==> flow/design.v <==
module enc_bundler(
	input wire 						bundling_features,
    input wire [617-1:0]	bits_to_bundle,
    output wire 					thresholded_bit
    );
	localparam integer ENCODING_BIT_THR = 6;
    logic [1:0] tree_add_lvl_0	[0:307];
    wire  [2:0] tree_add_lvl_1	[0:153];
    wire  [3:0] tree_add_lvl_2	[0:76];
    wire  [4:0] tree_add_lvl_3	[0:38];
    wire  [5:0] tree_add_lvl_4	[0:18];
    wire  [6:0] tree_add_lvl_5	[0:9];
    wire  [7:0] tree_add_lvl_6	[0:4];
    wire  [8:0] tree_add_lvl_7	[0:1];
    wire  [9:0] tree_add_lvl_8;
    wire  [9:0] accumulated_sum;
	always_comb begin
			for (int i = 0; i < 308; i++ ) begin
			  tree_add_lvl_0[i] = bits_to_bundle[2*i] + bits_to_bundle[(2*i)+1];
			end
	end
    for (genvar i = 0; i < 154; i++ ) begin
      assign tree_add_lvl_1[i] = tree_add_lvl_0[2*i] + tree_add_lvl_0[(2*i)+1];
    end
    for (genvar i = 0; i < 77; i++ ) begin
      assign tree_add_lvl_2[i] = tree_add_lvl_1[2*i] + tree_add_lvl_1[(2*i)+1];
    end
    for (genvar i = 0; i < 38; i++ ) begin
      assign tree_add_lvl_3[i] = tree_add_lvl_2[2*i] + tree_add_lvl_2[(2*i)+1];
    end
    assign tree_add_lvl_3[38] = tree_add_lvl_2[76] + bits_to_bundle[616];
    for (genvar i = 0; i < 19; i++ ) begin
      assign tree_add_lvl_4[i] = tree_add_lvl_3[2*i] + tree_add_lvl_3[(2*i)+1];
    end
    for (genvar i = 0; i < 9; i++ ) begin
      assign tree_add_lvl_5[i] = tree_add_lvl_4[2*i] + tree_add_lvl_4[(2*i)+1];
    end
    assign tree_add_lvl_5[9] = tree_add_lvl_4[18] + tree_add_lvl_3[38];
    for (genvar i = 0; i < 5; i++ ) begin
      assign tree_add_lvl_6[i] = tree_add_lvl_5[2*i] + tree_add_lvl_5[(2*i)+1];
    end
    for (genvar i = 0; i < 2; i++ ) begin
      assign tree_add_lvl_7[i] = tree_add_lvl_6[2*i] + tree_add_lvl_6[(2*i)+1];
    end
    assign tree_add_lvl_8 = tree_add_lvl_7[0] + tree_add_lvl_7[1];
    assign accumulated_sum = tree_add_lvl_8 + tree_add_lvl_6[4]; 
    assign thresholded_bit = (accumulated_sum > ENCODING_BIT_THR) ? 1'b1 : 1'b0;
endmodule  
module enc_bundler_top(
	input  wire 						clk,
	input  wire 						nrst,
	input  wire 						bundling_features,
	input  wire [617-1:0]	bits_to_bundle,
	output logic 						encoded_bit
	);
	wire thresholded_bit;
	enc_bundler ENC_BUNDLER(
		.bundling_features					(bundling_features),
		.bits_to_bundle						(bits_to_bundle),
		.thresholded_bit					(thresholded_bit)
	);
	always_ff @(posedge clk or negedge nrst) begin
		if (!nrst) begin
			encoded_bit <= 1'b0;
		end
		else if (bundling_features) begin
			encoded_bit <= thresholded_bit;
		end
		else begin
			encoded_bit <= encoded_bit;
		end
	end
endmodule
Step by step through the tools: enc_bundler_top

Tool output for the design above, in the order of the flow.
Lines are those of the file above, counted from 1.
Operators: Yosys type, input widths -> output width; for muxes data width and select width s.
Not given: --

Design top: enc_bundler_top
Clock port: clk
Cell library: sky130hd
Library corner: tt_025C_1v80

Word-level counts

Counts by Yosys on the flattened word-level netlist (proc, flatten, opt, wreduce). Print and check cells are left out. Cells with the same type and inputs are merged into one.

Register bits: 1
Input bits: 620
Output and inout bits: 1
Word-level cells: 619

Add/sub/neg operators: 616
Order comparisons: 1
Muxes and demuxes: 1

Operators with widths:

| kind                | number |
| $add 1x1->2         | 308 |
| $add 2x2->3         | 154 |
| $add 3x3->4         | 77 |
| $add 4x4->5         | 38 |
| $add 5x5->6         | 19 |
| $add 6x6->7         | 9 |
| $add 7x7->8         | 5 |
| $add 8x8->9         | 2 |
| $gt 10x3->1 const B | 1 |
| $add 10x8->10       | 1 |
| $add 9x9->10        | 1 |
| $add 6x5->7         | 1 |
| $add 4x1->5         | 1 |
| $mux 1              | 1 |

Depth

Yosys ltp: most cells in a row. Word level: on the elaborated netlist, between registers, memories and ports. Mapped: between sequential cells and ports; inverters and the memories' decode and read muxes count.

Word-level depth: 12
ABC_AREA: 0
Gate-level depth with buffers: 31
Gate-level depth less buffers: 31

Netlist

The flow's flattened synthesis, as Yosys stat reports it; memories are mapped. The netlist is that of the ABC_AREA named above (0 if unset); the other value can give another one.
Totals and module areas in this step are rounded.

Cells in the netlist: 1,661
Cell area after synthesis: 16,830 sq um
Sequential area: 25.0 sq um
Flip-flop cells: 1
Buffer cells: 0

Cells by type:

| cell type                  | number | total area (sq um) |
| sky130_fd_sc_hd__fa_1      | 599    | 1.2E+04 |
| sky130_fd_sc_hd__inv_1     | 938    | 3.52E+03 |
| sky130_fd_sc_hd__ha_1      | 78     | 975.936 |
| sky130_fd_sc_hd__dfrtp_1   | 1      | 25.024 |
| sky130_fd_sc_hd__nor2_1    | 6      | 22.522 |
| sky130_fd_sc_hd__o21ai_0   | 4      | 20.019 |
| sky130_fd_sc_hd__o2111ai_1 | 2      | 17.517 |
| sky130_fd_sc_hd__a41oi_2   | 1      | 16.266 |
| sky130_fd_sc_hd__o41ai_2   | 1      | 16.266 |
| sky130_fd_sc_hd__a21oi_1   | 3      | 15.014 |
| sky130_fd_sc_hd__nand2_1   | 4      | 15.014 |
| sky130_fd_sc_hd__a211oi_2  | 1      | 12.512 |
| sky130_fd_sc_hd__nor2b_1   | 2      | 12.512 |
| sky130_fd_sc_hd__nor4_2    | 1      | 12.512 |
| sky130_fd_sc_hd__a221o_1   | 1      | 10.01 |
| sky130_fd_sc_hd__mux2i_1   | 1      | 10.01 |
| sky130_fd_sc_hd__o21ba_1   | 1      | 10.01 |
| sky130_fd_sc_hd__a221oi_1  | 1      | 8.758 |

Not listed: further types 16, cells in them 16.
By module: a second synthesis without flattening, with its own total; a netlist apart from the flattened one above.

Cells (unflattened synthesis): 1,660
Area (unflattened synthesis): 16,820 sq um

Rows give one instance, submodules left out.

By module:

| module          | instances | cells | area (sq um) | sequential area (sq um) |
| enc_bundler     | 1         | 1,658 | 16,780       | 0.0 |
| enc_bundler_top | 1         | 2     | 40.0         | 25.0 |

Path before layout

Source: OpenSTA report_checks on the synthesized netlist (no wires, ideal clock, input and output delay 20% of the period each), path of least setup slack; recovery checks are left aside. Register names are those of the netlist, which keeps one name where synthesis merged equal registers.

Kind: input to register
From: input port bits_to_bundle[443]
To: register encoded_bit
Clock period: 12.5 ns
Input delay: 2.500 ns
Setup time: 0.139 ns
Time at the first pin: 2.500 ns
Arrival: 10.714 ns
Data required time: 12.361 ns
Path slack: 1.647 ns
Path delay: 8.353 ns
Stages on the path: 31
Path buffers: 0
Synthesis period reached: 10.853 ns

"path delay" is the arrival time less input delay plus setup time.
"stages on the path" counts driving pins, that of a launching flip-flop among them; a cell with two outputs on the path counts twice.
"synthesis period reached" is the clock period less the worst setup slack; recovery checks do not enter. This is arithmetic on one report: input and output delays are still those of the set period (20% each).
Between the ends stands the longest chain of elaborated cells between them, by number of cells; it is not shown to be the way that was timed. Of several equally long chains one is given.
Each line given opens the expression or statement behind the cell; cells for indexed reads and writes are added by Yosys, which also makes memories of some case tables.
At most two assigning lines are given for a register; there are more.

Cell sequence: sky130_fd_sc_hd__fa_1 > sky130_fd_sc_hd__inv_1 > sky130_fd_sc_hd__fa_1 > sky130_fd_sc_hd__inv_1 > sky130_fd_sc_hd__fa_1 > sky130_fd_sc_hd__inv_1 > sky130_fd_sc_hd__fa_1 > sky130_fd_sc_hd__inv_1 > sky130_fd_sc_hd__fa_1 > sky130_fd_sc_hd__inv_1 > sky130_fd_sc_hd__fa_1 > sky130_fd_sc_hd__fa_1 > sky130_fd_sc_hd__inv_1 > sky130_fd_sc_hd__fa_1 > sky130_fd_sc_hd__inv_1 > sky130_fd_sc_hd__fa_1 > sky130_fd_sc_hd__inv_1 > sky130_fd_sc_hd__fa_1 > sky130_fd_sc_hd__inv_1 > sky130_fd_sc_hd__fa_1 > sky130_fd_sc_hd__fa_1 > sky130_fd_sc_hd__fa_1 > sky130_fd_sc_hd__inv_1 > sky130_fd_sc_hd__fa_1 > sky130_fd_sc_hd__inv_1 > sky130_fd_sc_hd__fa_1 > sky130_fd_sc_hd__and2b_1 > sky130_fd_sc_hd__nor4b_1 > sky130_fd_sc_hd__a221o_1 > sky130_fd_sc_hd__nor4_2 > sky130_fd_sc_hd__a41oi_2
Length of the longest elaborated chain: 12
Elaborated cells between the ends (all ways): 12
RTL lines with such cells: 11
Those cells by class: add/sub: 10; compare: 1; mux: 1

RTL lines, path post-synthesis:

| element            | line | text |
| start: declaration | 53   | `input wire [617-1:0] bits_to_bundle,` |
| $add 1x1->2        | 19   | `tree_add_lvl_0[i] = bits_to_bundle[2*i] + bits_to_bundle[(2*i)+1];` |
| $add 2x2->3        | 23   | `assign tree_add_lvl_1[i] = tree_add_lvl_0[2*i] + tree_add_lvl_0[(2*i)+1];` |
| $add 3x3->4        | 26   | `assign tree_add_lvl_2[i] = tree_add_lvl_1[2*i] + tree_add_lvl_1[(2*i)+1];` |
| $add 4x4->5        | 29   | `assign tree_add_lvl_3[i] = tree_add_lvl_2[2*i] + tree_add_lvl_2[(2*i)+1];` |
| $add 5x5->6        | 33   | `assign tree_add_lvl_4[i] = tree_add_lvl_3[2*i] + tree_add_lvl_3[(2*i)+1];` |
| $add 6x6->7        | 36   | `assign tree_add_lvl_5[i] = tree_add_lvl_4[2*i] + tree_add_lvl_4[(2*i)+1];` |
| $add 7x7->8        | 40   | `assign tree_add_lvl_6[i] = tree_add_lvl_5[2*i] + tree_add_lvl_5[(2*i)+1];` |
| $add 8x8->9        | 43   | `assign tree_add_lvl_7[i] = tree_add_lvl_6[2*i] + tree_add_lvl_6[(2*i)+1];` |
| $add 9x9->10       | 45   | `assign tree_add_lvl_8 = tree_add_lvl_7[0] + tree_add_lvl_7[1];` |
| $add 10x8->10      | 46   | `assign accumulated_sum = tree_add_lvl_8 + tree_add_lvl_6[4];` |
| $gt 10x3->1        | 47   | `assign thresholded_bit = (accumulated_sum > ENCODING_BIT_THR) ? 1'b1 : 1'b0;` |
| $mux 1             | 47   |  |
| end: assignment    | 67   | `encoded_bit <= thresholded_bit;` |
| end: assignment    | 70   | `encoded_bit <= encoded_bit;` |
| end: declaration   | 54   | `output logic encoded_bit` |

Worst path after layout

Path of least setup slack in the final report of stored run 3 (OpenROAD, finished layout, wires in). Where an end is a register, its clock arrival counts in the times.

Kind: input to register
From: input port bits_to_bundle[263]
To: register encoded_bit
Clock period: 12.9 ns
Input delay: 2.58 ns
Setup time: 0.14 ns
Time at the first pin: 2.58 ns
Arrival: 11.76 ns
Data required time: 12.76 ns
Path slack: 1.00 ns
Stages on the path: 30
Path buffers: 1

Between the ends stands the longest chain of elaborated cells between them, by number of cells; it is not shown to be the way that was timed. Of several equally long chains one is given.
At most two assigning lines are given for a register; there are more.

Cell sequence: sky130_fd_sc_hd__clkdlybuf4s50_1 > sky130_fd_sc_hd__inv_1 > sky130_fd_sc_hd__fa_1 > sky130_fd_sc_hd__fa_1 > sky130_fd_sc_hd__inv_1 > sky130_fd_sc_hd__fa_1 > sky130_fd_sc_hd__inv_1 > sky130_fd_sc_hd__fa_1 > sky130_fd_sc_hd__inv_1 > sky130_fd_sc_hd__fa_1 > sky130_fd_sc_hd__fa_1 > sky130_fd_sc_hd__inv_1 > sky130_fd_sc_hd__fa_1 > sky130_fd_sc_hd__fa_1 > sky130_fd_sc_hd__inv_1 > sky130_fd_sc_hd__fa_1 > sky130_fd_sc_hd__inv_1 > sky130_fd_sc_hd__fa_1 > sky130_fd_sc_hd__fa_1 > sky130_fd_sc_hd__fa_1 > sky130_fd_sc_hd__fa_1 > sky130_fd_sc_hd__inv_1 > sky130_fd_sc_hd__fa_1 > sky130_fd_sc_hd__inv_1 > sky130_fd_sc_hd__fa_1 > sky130_fd_sc_hd__and2b_1 > sky130_fd_sc_hd__nor4b_1 > sky130_fd_sc_hd__a221o_1 > sky130_fd_sc_hd__nor4_2 > sky130_fd_sc_hd__a41oi_2
Length of the longest elaborated chain: 12
Elaborated cells between the ends (all ways): 12
RTL lines with such cells: 11
Those cells by class: add/sub: 10; compare: 1; mux: 1

RTL lines, path post-layout:

| element            | line | text |
| start: declaration | 53   | `input wire [617-1:0] bits_to_bundle,` |
| $add 1x1->2        | 19   | `tree_add_lvl_0[i] = bits_to_bundle[2*i] + bits_to_bundle[(2*i)+1];` |
| $add 2x2->3        | 23   | `assign tree_add_lvl_1[i] = tree_add_lvl_0[2*i] + tree_add_lvl_0[(2*i)+1];` |
| $add 3x3->4        | 26   | `assign tree_add_lvl_2[i] = tree_add_lvl_1[2*i] + tree_add_lvl_1[(2*i)+1];` |
| $add 4x4->5        | 29   | `assign tree_add_lvl_3[i] = tree_add_lvl_2[2*i] + tree_add_lvl_2[(2*i)+1];` |
| $add 5x5->6        | 33   | `assign tree_add_lvl_4[i] = tree_add_lvl_3[2*i] + tree_add_lvl_3[(2*i)+1];` |
| $add 6x6->7        | 36   | `assign tree_add_lvl_5[i] = tree_add_lvl_4[2*i] + tree_add_lvl_4[(2*i)+1];` |
| $add 7x7->8        | 40   | `assign tree_add_lvl_6[i] = tree_add_lvl_5[2*i] + tree_add_lvl_5[(2*i)+1];` |
| $add 8x8->9        | 43   | `assign tree_add_lvl_7[i] = tree_add_lvl_6[2*i] + tree_add_lvl_6[(2*i)+1];` |
| $add 9x9->10       | 45   | `assign tree_add_lvl_8 = tree_add_lvl_7[0] + tree_add_lvl_7[1];` |
| $add 10x8->10      | 46   | `assign accumulated_sum = tree_add_lvl_8 + tree_add_lvl_6[4];` |
| $gt 10x3->1        | 47   | `assign thresholded_bit = (accumulated_sum > ENCODING_BIT_THR) ? 1'b1 : 1'b0;` |
| $mux 1             | 47   |  |
| end: assignment    | 67   | `encoded_bit <= thresholded_bit;` |
| end: assignment    | 70   | `encoded_bit <= encoded_bit;` |
| end: declaration   | 54   | `output logic encoded_bit` |

Appendix: measured runs

Top module enc_bundler_top; platform sky130hd; tools Yosys and OpenROAD; 6 stored runs in no particular order. Input and output delays are each 20% of the period that was set; the output load is 0.01 pF.
By "period reached" is meant the clock period of the run minus its worst setup slack. This is arithmetic on one report: input and output delays are still those of the set period (20% each).
"critical setup path time": the worst setup path's part of the clock period (all of it between registers, 20% less for each end at a port) less its slack. A launch clock that arrives late makes it longer, a capture clock that arrives late makes it shorter.
Values from the reports are rounded here.
Among the settings, -- means not set for that run.
A result given as -- is not shown for that run.

| name                                      | stored run 1 | stored run 2 | stored run 3      | stored run 4      | stored run 5 | stored run 6      |
| ABC_AREA                                  | 0            | 0            | --                | --                | 0            | --                |
| CELL_PAD_IN_SITES_DETAIL_PLACEMENT        | 2            | 2            | 1                 | --                | 2            | 1                 |
| CELL_PAD_IN_SITES_GLOBAL_PLACEMENT        | 1            | 1            | 3                 | --                | 1            | 1                 |
| CORE_ASPECT_RATIO                         | 1.94         | 1.94         | 0.54              | --                | 1.94         | 0.54              |
| CORE_UTILIZATION                          | 55           | 40           | 18                | 40                | 55           | 18                |
| CTS_CLUSTER_DIAMETER                      | 320          | 39           | 365               | --                | 320          | 365               |
| CTS_CLUSTER_SIZE                          | 59           | --           | 60                | --                | 85           | 96                |
| GPL_ROUTABILITY_DRIVEN                    | 0            | 0            | 0                 | --                | 0            | 1                 |
| HOLD_SLACK_MARGIN                         | 0.17         | --           | --                | --                | 0.17         | --                |
| PLACE_DENSITY_LB_ADDON                    | 0.04         | 0.29         | 0.15              | --                | 0.04         | 0.15              |
| SLEW_MARGIN                               | 15           | 20           | 30                | 20                | 20           | 30                |
| TNS_END_PERCENT                           | 60           | 60           | 95                | --                | 60           | 95                |
| period_ns                                 | 12.5         | 12.5         | 12.9              | 11.8              | 12.5         | 12.9              |
| CAP_MARGIN                                | 20           | 20           | 40                | 20                | 20           | 40                |
| CORE_MARGIN                               | 2            | 2            | 2                 | 2                 | 2            | 2                 |
| GPL_TIMING_DRIVEN                         | --           | --           | 1                 | --                | --           | 1                 |
| MAX_ROUTING_LAYER                         | --           | --           | met4              | --                | --           | met4              |
| SETUP_SLACK_MARGIN                        | --           | --           | 0.3               | -0.92             | -0.85        | 0.3               |
| PLACE_DENSITY                             | --           | --           | --                | 0.6               | --           | --                |
| mapped cell area after synthesis (sq um)  | --           | --           | 16,830            | 16,830            | --           | 16,830            |
| area of the die (sq um)                   | --           | --           | 96,070            | 43,730            | --           | 96,070            |
| standard-cell area after routing (sq um)  | --           | --           | 24,620            | 23,720            | --           | 24,640            |
| final design utilization (%)              | --           | --           | 26.6              | 56.8              | --           | 26.6              |
| worst setup slack after layout (ns)       | --           | --           | 1.002             | 0.237             | --           | 0.974             |
| total negative slack on setup checks (ns) | --           | --           | 0.000             | 0.000             | --           | 0.000             |
| worst hold slack in the final report (ns) | --           | --           | 0.570             | 0.559             | --           | 0.576             |
| period reached (ns)                       | --           | --           | 11.898            | 11.563            | --           | 11.926            |
| critical setup path time (ns)             | --           | --           | 9.32              | 9.20              | --           | 9.35              |
| type of the worst setup path              | --           | --           | input to register | input to register | --           | input to register |

Stored run 1: did not finish, placement stopped with a tool error
Stored run 2: did not finish, placement stopped with DPL-0033
Stored run 5: did not finish, placement stopped with a tool error
